==> flow/design.v <==
module INV_IP #(parameter IP_WIDTH = 6) (
    IN_1, IN_2,
    OUT_INV
);
input  [IP_WIDTH-1:0] IN_1, IN_2;
output [IP_WIDTH-1:0] OUT_INV;
parameter LOOP_IDX = 8;
genvar i;
reg [IP_WIDTH-1:0] old_r [0:LOOP_IDX-1];
reg [IP_WIDTH-1:0] r [0:LOOP_IDX-1];
reg [IP_WIDTH-1:0] q [0:LOOP_IDX-1];
reg signed [IP_WIDTH-1:0] old_t [0:LOOP_IDX-1];
reg [3:0] index [1:LOOP_IDX-1];
reg signed [IP_WIDTH-1:0] t [0:LOOP_IDX-1];
generate
for(i=0;i<LOOP_IDX;i=i+1) begin: loop_old_r
    always@(*) begin
        if(i==0) begin
            old_r[0] = (IN_1 > IN_2)? IN_1:IN_2;
        end
        else begin
            old_r[i] = r[i-1];        
        end
    end
end
endgenerate
generate
for(i=0;i<LOOP_IDX;i=i+1) begin: loop_r
    always@(*) begin
        if(i==0) begin
            r[0] = (IN_1 > IN_2)? IN_2:IN_1;
        end
        else begin
            if(r[i-1]!=0)
                r[i] = old_r[i-1] - q[i-1] * r[i-1];
            else
                r[i] = 0;
        end
    end
end
endgenerate
generate
for(i=0;i<LOOP_IDX;i=i+1) begin: loop_q
    always@(*) begin
        if(r[i]!=0)
            q[i] = old_r[i] / r[i];
        else
            q[i] = 0;
    end
end
endgenerate
generate
for(i=0;i<LOOP_IDX;i=i+1) begin: loop_old_t
    always@(*) begin
        if(i==0) begin
            old_t[0] = 0;    
        end
        else begin
            if(r[i-1]!=0) begin
                old_t[i] = t[i-1];
            end
            else
                old_t[i] = 0;
        end
    end
end
endgenerate
generate
for(i=1;i<LOOP_IDX;i=i+1) begin: loop_index
    always@(*) begin
            if(r[i-1]!=0) begin
                index[i] = i;
            end
            else
                index[i] = index[i-1];
    end
end
endgenerate
generate
for(i=0;i<LOOP_IDX;i=i+1) begin: loop_t
    always@(*) begin
        if(i==0) begin
            t[0] = 1;    
        end
        else begin
            if(r[i-1]!=0)
                t[i] = old_t[i-1] - q[i-1] * t[i-1];
            else
                t[i] = 0;
        end
    end
end
endgenerate
assign OUT_INV = (old_t[index[LOOP_IDX-1]][IP_WIDTH-1]==1)? old_t[index[LOOP_IDX-1]]+old_r[0]:old_t[index[LOOP_IDX-1]];
endmodule
module EC_TOP(
    clk, rst_n, in_valid,
    in_Px, in_Py, in_Qx, in_Qy, in_prime, in_a,
    out_valid, out_Rx, out_Ry
);
input clk, rst_n, in_valid;
input [6-1:0] in_Px, in_Py, in_Qx, in_Qy, in_prime, in_a;
output reg out_valid;
output reg [6-1:0] out_Rx, out_Ry;
localparam S_IDLE = 0;
localparam S_IN_DATA = 1;
localparam S_P_ADD = 2;
localparam S_P_DOU = 3;
localparam S_XR_YR = 4;
localparam S_OUT = 5;
parameter IP_WIDTH = 6;
reg [2:0] current_state, next_state;
reg [3:0] cnt_s_p;
reg [2:0] cnt_xr_yr;
reg [5:0] px_reg;
reg [5:0] py_reg;
reg [5:0] qx_reg;
reg [5:0] qy_reg;
reg [5:0] a_reg;
reg [5:0] prime_reg;
wire [5:0] p_sub_xp;
wire [5:0] p_sub_yp;
wire [5:0] p_sub_xq;
wire [5:0] p_sub_xr;
wire [6:0] xq_xp1;
wire [6:0] yq_yp1;
wire [7:0] xr_w;
wire [6:0] xp2_3_a;
reg [5:0] xr_reg ;
reg [5:0] s_reg;
reg [11:0] mod_in;
wire [5:0] mod_out;
reg [IP_WIDTH-1:0]  IN_2;
wire [IP_WIDTH-1:0] OUT_INV;
reg [5:0] yp2_ip;
wire [6:0] xp_xr1;
wire [11:0]mul_out;
reg [5:0] mul_in1, mul_in2;
wire [6:0] s_xp_xr1_yp1;
always@(posedge clk or negedge rst_n) begin
    if(!rst_n)
        current_state <= S_IDLE;
    else
        current_state <= next_state;
end
always@(*) begin
    case (current_state)
        S_IDLE:    next_state = in_valid? S_IN_DATA:S_IDLE;
        S_IN_DATA: next_state = (px_reg==qx_reg && py_reg==qy_reg)? S_P_DOU:S_P_ADD;
        S_P_ADD:   next_state = (cnt_s_p==4)? S_XR_YR:S_P_ADD;
        S_P_DOU:   next_state = (cnt_s_p==8)? S_XR_YR:S_P_DOU;
        S_XR_YR:   next_state = (cnt_xr_yr==6)? S_OUT:S_XR_YR;
        S_OUT:     next_state = S_IDLE;
        default: next_state = S_IDLE;
    endcase
end
always @(posedge clk or negedge rst_n) begin
    if (!rst_n) 
        cnt_s_p <= 0;    
    else begin
        if(current_state==S_P_ADD && cnt_s_p<=3)
            cnt_s_p <= cnt_s_p + 1;
        else if(current_state==S_P_DOU && cnt_s_p<=7)
            cnt_s_p <= cnt_s_p + 1;
        else
            cnt_s_p <= 0;
    end  
end
always @(posedge clk or negedge rst_n) begin
    if (!rst_n) 
        cnt_xr_yr <= 0;    
    else begin
        if(current_state==S_XR_YR && cnt_xr_yr<=5)
            cnt_xr_yr <= cnt_xr_yr + 1;
        else
            cnt_xr_yr <= 0;
    end  
end
always@(posedge clk or negedge rst_n) begin
    if(!rst_n) 
        px_reg <= 0;
    else begin
        if(in_valid)
            px_reg <= in_Px;
    end
end
always@(posedge clk or negedge rst_n) begin
    if(!rst_n) 
        py_reg <= 0;
    else begin
        if(in_valid)
            py_reg <= in_Py;
    end
end
always@(posedge clk or negedge rst_n) begin
    if(!rst_n) 
        qx_reg <= 0;
    else begin
        if(in_valid)
            qx_reg <= in_Qx;
    end
end
always@(posedge clk or negedge rst_n) begin
    if(!rst_n) 
        qy_reg <= 0;
    else begin
        if(in_valid)
            qy_reg <= in_Qy;
    end
end
always@(posedge clk or negedge rst_n) begin
    if(!rst_n) 
        a_reg <= 0;
    else begin
        if(in_valid)
            a_reg <= in_a;
    end
end
always@(posedge clk or negedge rst_n) begin
    if(!rst_n) 
        prime_reg <= 2;
    else begin
        if(in_valid)
            prime_reg <= in_prime;
    end
end
assign p_sub_xp = prime_reg - px_reg;
assign p_sub_yp = prime_reg - py_reg;
assign p_sub_xq = prime_reg - qx_reg;
assign p_sub_xr = prime_reg - mod_out;
assign xq_xp1 = qx_reg + p_sub_xp;    
assign yq_yp1 = qy_reg + p_sub_yp;    
assign xr_w = mod_out + p_sub_xp + p_sub_xq;  
assign xp_xr1 = px_reg + p_sub_xr;
assign s_xp_xr1_yp1 = mod_out + p_sub_yp;
assign xp2_3_a = mod_out + a_reg;
always@(posedge clk or negedge rst_n) begin
    if(!rst_n)
        s_reg <= 0;
    else begin
        if(current_state==S_P_ADD && cnt_s_p==4 || current_state==S_P_DOU && cnt_s_p==8)
            s_reg <= mod_out;
    end
end
always @(posedge clk or negedge rst_n) begin
    if (!rst_n) begin
       xr_reg <= 0;
    end
    else begin
        if(cnt_xr_yr==2) 
            xr_reg <= mod_out;
    end
end
always @(posedge clk or negedge rst_n) begin
    if(!rst_n)
        mod_in <= 0;
    else begin
        if(current_state==S_P_ADD) begin
            case(cnt_s_p)
                'd0: mod_in <= xq_xp1;
                'd1: mod_in <= yq_yp1;
                'd3: mod_in <= mul_out;
            endcase
        end
        else if(current_state==S_P_DOU) begin
            case(cnt_s_p)
                'd0: mod_in <= {py_reg, 1'b0};
                'd2: mod_in <= mul_out;
                'd4: mod_in <= mul_out;
                'd5: mod_in <= xp2_3_a;
                'd7: mod_in <= mul_out;
            endcase
        end
        else if(current_state==S_XR_YR) begin
             case(cnt_xr_yr)
                'd0: mod_in <= mul_out;
                'd1: mod_in <= xr_w;
                'd2: mod_in <= xp_xr1;
                'd4: mod_in <= mul_out;
                'd5: mod_in <= s_xp_xr1_yp1;
            endcase
        end
    end
end
assign mod_out = mod_in % prime_reg;
always@(posedge clk or negedge rst_n) begin
    if(!rst_n)
        IN_2 <= 0;
    else begin
        if((current_state==S_P_ADD || current_state==S_P_DOU) && cnt_s_p==1) begin
            IN_2 <= mod_out;
        end
    end
end
INV_IP #(.IP_WIDTH(IP_WIDTH)) I_INV_IP ( .IN_1(prime_reg), .IN_2(IN_2), . OUT_INV(OUT_INV));
always@(posedge clk or negedge rst_n) begin
    if(!rst_n) 
        yp2_ip <= 0;
    else begin
        if(current_state==S_P_DOU && cnt_s_p==2)
            yp2_ip <= OUT_INV;
    end
end
always @(posedge clk or negedge rst_n) begin
    if(!rst_n)
        mul_in1 <= 0;
    else begin
         if(current_state==S_P_ADD) begin
            case(cnt_s_p)
                'd2: mul_in1 <= mod_out;
                'd4: mul_in1 <= mod_out;
            endcase
        end
        else if(current_state==S_P_DOU) begin
            case(cnt_s_p)
                'd1: mul_in1 <= px_reg;
                'd3: mul_in1 <= 3;
                'd6: mul_in1 <= mod_out;
                'd8: mul_in1 <= mod_out;
            endcase
        end
        else if(current_state==S_XR_YR) begin
            case(cnt_xr_yr)
                'd3: mul_in1 <= s_reg;
            endcase
        end
    end
end
always @(posedge clk or negedge rst_n) begin
    if(!rst_n)
        mul_in2 <= 0;
    else begin
         if(current_state==S_P_ADD) begin
            case(cnt_s_p)
                'd2: mul_in2 <= OUT_INV;
                'd4: mul_in2 <= mod_out;
            endcase
        end
        else if(current_state==S_P_DOU) begin
            case(cnt_s_p)
                'd1: mul_in2 <= px_reg;
                'd3: mul_in2 <= mod_out;
                'd6: mul_in2 <= yp2_ip;
                'd8: mul_in2 <= mod_out;
            endcase
        end
        else if(current_state==S_XR_YR) begin
            case(cnt_xr_yr)
                'd3: mul_in2 <= mod_out;
            endcase
        end
    end
end
assign mul_out = mul_in1 * mul_in2;
always @(posedge clk or negedge rst_n) begin
    if(!rst_n)
        out_valid <= 0;
    else begin
        if(cnt_xr_yr==6)
            out_valid <= 1;
        else
            out_valid <= 0;
    end
end
always @(posedge clk or negedge rst_n) begin
    if(!rst_n)
        out_Rx <= 0;
    else begin
        if(cnt_xr_yr==6)
            out_Rx <= xr_reg;
        else
            out_Rx <= 0;
    end
end
always @(posedge clk or negedge rst_n) begin
    if(!rst_n)
        out_Ry <= 0;
    else begin
        if(cnt_xr_yr==6)
            out_Ry <= mod_out;
        else
            out_Ry <= 0;
    end
end
endmodule
# Reports on EC_TOP
# Tool output for the design above, in the order of the flow.
# Line numbers count from 1 in the design file above.
# Operators: Yosys type, input widths -> output width; for muxes data width and select width s.
# Cell names lack the library's common part.
# Not given: n/a
dict set report setup {
  top_module {EC_TOP}
  clock {clk}
  library {sky130hd}
  lib_corner {tt_025C_1v80}
}

# Word level
# Source: Yosys, flattened and elaborated. Widths are those after wreduce. Registers that Yosys merges into a memory's read port (data or address) are not register bits. Print and check cells do not count.
dict set report word_totals {
  register_bits 107
  mem_count 0
  clocked_rd_ports_x_width 0
  latchBits 0
  word_cells 199
  ram_bits 0
  romBits 0
}
dict set report classes {
  multipliers 12
  muxes 66
  reduce_logical 32
  equal 33
  div 7
  shift 0
  bitwise 0
  n_cmp 4
  addsub 26
}
# op n
set op_table {}
lappend op_table {{$mul 6x6->6} 11}
lappend op_table {{$mux 6} 38}
lappend op_table {{$div 6x6->6} 6}
lappend op_table {{$sub 6x6->6} 14}
lappend op_table {{$mod 12x6->12} 1}
lappend op_table {{$mul 6x6->12} 1}
lappend op_table {{$pmux 12 s3} 2}
lappend op_table {{$reduce_bool 6->1} 8}
lappend op_table {{$pmux 12 s4} 1}
lappend op_table {{$pmux 6 s8} 1}
lappend op_table {{$add 6x6->7} 6}
lappend op_table {{$pmux 6 s3} 2}
lappend op_table {{$mux 12} 3}
lappend op_table {{$mux 3} 10}
lappend op_table {{$eq 3x3->1 const B} 8}
lappend op_table {{$eq 3x2->1 const B} 6}
lappend op_table {{$eq 4x3->1 const B} 4}
lappend op_table {{$ne 5x4->1 const B} 3}
lappend op_table {{$pmux 3 s5} 1}
lappend op_table {{$reduce_and 4->1} 3}
lappend op_table {{$eq 6x6->1} 2}
lappend op_table {{$pmux 6 s2} 1}
lappend op_table {{$eq 3x1->1 const B} 3}
lappend op_table {{$logic_not 3->1} 3}
lappend op_table {{$logic_and 1x1->1} 8}
lappend op_table {{$reduce_or 2->1} 4}
lappend op_table {{$eq 4x2->1 const B} 2}
lappend op_table {{$add 7x6->8} 1}
# Other operator kinds: 20; their cells: 27.

# Depth
# Depth = most cells in a row (Yosys ltp): at word level without a register or memory, in the mapped netlist without a sequential cell, where the memories' decode and read muxes count.
dict set report logic_depth {
  word_depth 40
  ABC_AREA 0
  mapped_depth 359
  ltp_nobuf 339
}

# Synthesis result
# Yosys stat after the flow's synthesis: flattened, memories mapped to cells. It holds for the ABC_AREA given above (unset counts as 0); a run with the other value may have another netlist.
# type n
set types {}
lappend types {ha_1 416}
lappend types {dfrtp_1 108}
lappend types {fa_1 109}
lappend types {xnor2_1 151}
lappend types {nor2_1 299}
lappend types {inv_1 292}
lappend types {a21oi_1 190}
lappend types {nand2_1 234}
lappend types {o21ai_0 153}
lappend types {xor2_1 87}
lappend types {o21a_1 91}
lappend types {a21o_1 86}
lappend types {mux2_2 53}
lappend types {nor3_1 109}
lappend types {mux2i_1 51}
lappend types {nand2b_1 61}
lappend types {clkbuf_1 82}
lappend types {nor2b_1 39}
# Other cell types: 82; their cells: 487.
dict set report mapped {
  yosys_area_um2 24641.1
  ffs 110
  seqArea_um2 2755.1
  cell_count 3098
}
# The figures by module come from a second, unflattened synthesis with its own total; it is not the netlist above.
dict set report hier_totals {
  cells_unflattened 3256
  hier_area_um2 25717.2
}
# Each row is one instance without its submodules.
# mod n_cells instances area_um2
set by_module {}
lappend by_module {{INV_IP (IP_WIDTH=6)} 1864 1 13850.8}
lappend by_module {EC_TOP 1392 1 11866.4}

# Timing after synthesis
# Path of least setup slack by OpenSTA after synthesis, without wires, with an ideal clock, recovery checks aside; 20% of the period is set as input and as output delay. Where synthesis merged equal registers, the netlist keeps one of their names.
dict set report synth_timing {
  path_kind {flip-flop to flip-flop}
  from {register prime_reg[0]}
  to {register mul_in2[5]}
  path_delay_ps 66865
  setup_slack_ps 10134
  n_path_buf 22
  period_ps 77000
  arrival_ps 66744
  required_time_ps 76879
  stages 339
  setup_time_ps 121
  synth_period_reached_ps 66866
}
# "path_delay_ps" is the arrival time less input delay plus setup time.
# "stages": output pins that drive a net of the path, with the launching flip-flop's if there is one; two outputs of one cell count as two.
# "synth_period_reached_ps" = period - worst setup slack (recovery checks aside). The figure is calculated, with input and output delays left at 20% of the set period.
# The rows between start and end are the longest chain of elaborated cells between them; the timing report does not say that the signal goes this way. Where chains are equally long, one stands for them.
# Each line given opens the expression or statement behind the cell; cells for indexed reads and writes are added by Yosys, which also makes memories of some case tables.
# A register here has more assigning lines than the two given.
dict set report synth_via {
  cell_sequence {dfrtp_1 -> clkbuf_1 -> clkinv_1 -> ha_1 -> nor2b_1 -> o2111ai_2 -> a31oi_2 -> buf_2 -> clkbuf_1 -> clkbuf_1 -> nor2_1 -> a21oi_1 -> ha_1 -> o21a_1 -> nor2_1 -> nor2_1 -> nor2_1 -> a21oi_1 -> (+303 left out) -> ha_1 -> o41a_1 -> xnor3_1 -> xnor2_1 -> and3_1 -> o2111ai_2 -> buf_6 -> mux2i_1 -> a21oi_1 -> inv_1 -> ha_1 -> a21o_1 -> a21oi_1 -> o21bai_1 -> a21oi_1 -> xor2_1 -> nor3b_1 -> o22a_1}
  elab_chain_len 40
  cone_cells 89
}
# item line_no
set synth_rtl {}
lappend synth_rtl {{from (decl)} 120} ;# reg [5:0] prime_reg;
lappend synth_rtl {{from (assign)} 221} ;# prime_reg <= 2;
lappend synth_rtl {{from (assign)} 224} ;# prime_reg <= in_prime;
lappend synth_rtl {{$gt 6x6->1} 19} ;# old_r[0] = (IN_1 > IN_2)? IN_1:IN_2;
lappend synth_rtl {{$mux 6} 19}
lappend synth_rtl {{$div 6x6->6} 46} ;# q[i] = old_r[i] / r[i];
lappend synth_rtl {{$mux 6} 45} ;# if(r[i]!=0)
lappend synth_rtl {{$mul 6x6->6} 35} ;# r[i] = old_r[i-1] - q[i-1] * r[i-1];
lappend synth_rtl {{$sub 6x6->6} 35}
lappend synth_rtl {{$mux 6} 34} ;# if(r[i-1]!=0)
lappend synth_rtl {{(+26 left out)} n/a}
lappend synth_rtl {{$mux 3} 71} ;# if(r[i-1]!=0) begin
lappend synth_rtl {{$eq 3x3->1} 94} ;# assign OUT_INV = (old_t[index[LOOP_IDX-1]][IP_WIDTH-1]==1)? old_t[index[LOOP_IDX-1]]+old_r[0]:old_t[index[LOOP ...
lappend synth_rtl {{$pmux 6 s8} 94}
lappend synth_rtl {{$add 6x6->6} 94}
lappend synth_rtl {{$mux 6} 94}
lappend synth_rtl {{$pmux 6 s2} 334} ;# case(cnt_s_p)
lappend synth_rtl {{$mux 6} 333} ;# if(current_state==S_P_ADD) begin
lappend synth_rtl {{to (assign)} 336} ;# 'd4: mul_in2 <= mod_out;
lappend synth_rtl {{to (assign)} 341} ;# 'd1: mul_in2 <= px_reg;
lappend synth_rtl {{to (decl)} 138} ;# reg [5:0] mul_in1, mul_in2;

# Timing after layout
# From the final timing report of flow run A: the path of least setup slack in the routed layout; clock arrival at registers is part of the times.
# The path's times are printed in steps of 10 ps; the period is the one set.
dict set report layout_timing {
  path_kind {flip-flop to flip-flop}
  from {register prime_reg[5]}
  to {register mul_in2[5]}
  stages 329
  arrival_ps 74110
  period_ps 95600
  setup_time_ps 110
  required_time_ps 95850
  setup_slack_ps 21730
  n_path_buf 5
}
# The rows between start and end are the longest chain of elaborated cells between them; the timing report does not say that the signal goes this way. Where chains are equally long, one stands for them.
# A register here has more assigning lines than the two given.
dict set report layout_via {
  cell_sequence {dfrtp_1 -> ha_1 -> and2_1 -> o2111ai_2 -> a31oi_2 -> buf_4 -> nor2_1 -> a21oi_1 -> ha_1 -> o21a_1 -> nor2_1 -> nor2_1 -> nor2_1 -> a21oi_1 -> ha_1 -> nand2_1 -> a311oi_2 -> a2111oi_1 -> (+293 left out) -> fa_1 -> ha_1 -> o41a_1 -> xnor3_1 -> xnor2_1 -> and3_1 -> o2111ai_2 -> mux2i_1 -> a21oi_1 -> inv_1 -> ha_1 -> a21o_1 -> a21oi_1 -> o21bai_1 -> a21oi_1 -> xor2_1 -> nor3b_1 -> o22a_1}
  elab_chain_len 40
  cone_cells 89
}
# item line_no
set layout_rtl {}
lappend layout_rtl {{from (decl)} 120} ;# reg [5:0] prime_reg;
lappend layout_rtl {{from (assign)} 221} ;# prime_reg <= 2;
lappend layout_rtl {{from (assign)} 224} ;# prime_reg <= in_prime;
lappend layout_rtl {{$gt 6x6->1} 19} ;# old_r[0] = (IN_1 > IN_2)? IN_1:IN_2;
lappend layout_rtl {{$mux 6} 19}
lappend layout_rtl {{$div 6x6->6} 46} ;# q[i] = old_r[i] / r[i];
lappend layout_rtl {{$mux 6} 45} ;# if(r[i]!=0)
lappend layout_rtl {{$mul 6x6->6} 35} ;# r[i] = old_r[i-1] - q[i-1] * r[i-1];
lappend layout_rtl {{$sub 6x6->6} 35}
lappend layout_rtl {{$mux 6} 34} ;# if(r[i-1]!=0)
lappend layout_rtl {{(+26 left out)} n/a}
lappend layout_rtl {{$mux 3} 71} ;# if(r[i-1]!=0) begin
lappend layout_rtl {{$eq 3x3->1} 94} ;# assign OUT_INV = (old_t[index[LOOP_IDX-1]][IP_WIDTH-1]==1)? old_t[index[LOOP_IDX-1]]+old_r[0]:old_t[index[LOOP ...
lappend layout_rtl {{$pmux 6 s8} 94}
lappend layout_rtl {{$add 6x6->6} 94}
lappend layout_rtl {{$mux 6} 94}
lappend layout_rtl {{$pmux 6 s2} 334} ;# case(cnt_s_p)
lappend layout_rtl {{$mux 6} 333} ;# if(current_state==S_P_ADD) begin
lappend layout_rtl {{to (assign)} 336} ;# 'd4: mul_in2 <= mod_out;
lappend layout_rtl {{to (assign)} 341} ;# 'd1: mul_in2 <= px_reg;
lappend layout_rtl {{to (decl)} 138} ;# reg [5:0] mul_in1, mul_in2;

; Flow measurements of EC_TOP on sky130hd: 5 stored runs with different settings, listed in no order. Input and output delays are each 20% of the period that was set; the output load is 0.01 pF.
; "clock_period_reached_ps": clock period set for the run, less the worst setup slack. It is reckoned from that one timing run; input and output delays stay at 20% of the period that was set.
; "worst_path_ps" means the part of the period allowed to the worst setup path (the constraints hold back 20% at inputs and 20% at outputs) less its slack; where the path has registers, the arrival times of their clocks count too.
; "worst_path_ps" is known to 10 ps.

[flow run A: settings]
CAP_MARGIN = 40
CELL_PAD_IN_SITES_GLOBAL_PLACEMENT = 2
CORE_MARGIN = 3
CORE_UTILIZATION = 29
CTS_CLUSTER_SIZE = 76
GPL_TIMING_DRIVEN = 1
PLACE_DENSITY = 0.88
SETUP_SLACK_MARGIN = 5.0
SLEW_MARGIN = 20
TNS_END_PERCENT = 60
period_ns = 95.6
[flow run A: results]
ws_hold_ps = 421
utilization_pct = 32.0
synthesis_area_um2 = 24641.1
design.die.area_um2 = 88503.3
ws_setup_ps = 21733
clock_period_reached_ps = 73867
total_negative_slack_ps = 0
finish.stdcell_area_um2 = 26867.0
worst_path_ps = 73870
path_kind = flip-flop to flip-flop

[flow run B: settings]
ABC_AREA = 0
CAP_MARGIN = 0
CELL_PAD_IN_SITES_DETAIL_PLACEMENT = 0
CELL_PAD_IN_SITES_GLOBAL_PLACEMENT = 2
CORE_UTILIZATION = 47
GPL_ROUTABILITY_DRIVEN = 0
MIN_ROUTING_LAYER = met1
PLACE_DENSITY_LB_ADDON = 0.23
SLEW_MARGIN = 35
period_ns = 105.0
CORE_MARGIN = 2
[flow run B: results]
synthesis_area_um2 = 24641.1
finish.stdcell_area_um2 = 26220.1
ws_hold_ps = 444
design.die.area_um2 = 54275.0
total_negative_slack_ps = 0
utilization_pct = 50.8
clock_period_reached_ps = 74508
ws_setup_ps = 30492
worst_path_ps = 74510
path_kind = flip-flop to flip-flop

[flow run C: settings]
ABC_AREA = 1
CORE_MARGIN = 5
CORE_UTILIZATION = 48
HOLD_SLACK_MARGIN = 0.22
MAX_ROUTING_LAYER = met4
period_ns = 86.0
CAP_MARGIN = 20
SLEW_MARGIN = 20
[flow run C: results]
synthesis_area_um2 = 25285.5
ws_hold_ps = 443
worst_path_ps = 64310
path_kind = flip-flop to flip-flop
design.die.area_um2 = 57367.4
ws_setup_ps = 21694
utilization_pct = 50.9
total_negative_slack_ps = 0
finish.stdcell_area_um2 = 26663.1
clock_period_reached_ps = 64306

[flow run D: settings]
SETUP_SLACK_MARGIN = -1.47
period_ns = 72.4
CAP_MARGIN = 20
CORE_MARGIN = 2
CORE_UTILIZATION = 40
SLEW_MARGIN = 20
[flow run D: results]
ws_hold_ps = 440
total_negative_slack_ps = 0
finish.stdcell_area_um2 = 26624.3
ws_setup_ps = 3839
clock_period_reached_ps = 68561
design.die.area_um2 = 63604.8
worst_path_ps = 68560
path_kind = flip-flop to flip-flop
synthesis_area_um2 = 24641.1
utilization_pct = 43.9

[flow run E: settings]
CELL_PAD_IN_SITES_DETAIL_PLACEMENT = 2
CORE_ASPECT_RATIO = 1.04
MAX_ROUTING_LAYER = met4
SETUP_SLACK_MARGIN = 1.59
period_ns = 66.5
CAP_MARGIN = 20
CORE_MARGIN = 2
CORE_UTILIZATION = 40
SLEW_MARGIN = 20
[flow run E: results]
outcome = no results, routing failed with GRT-0232
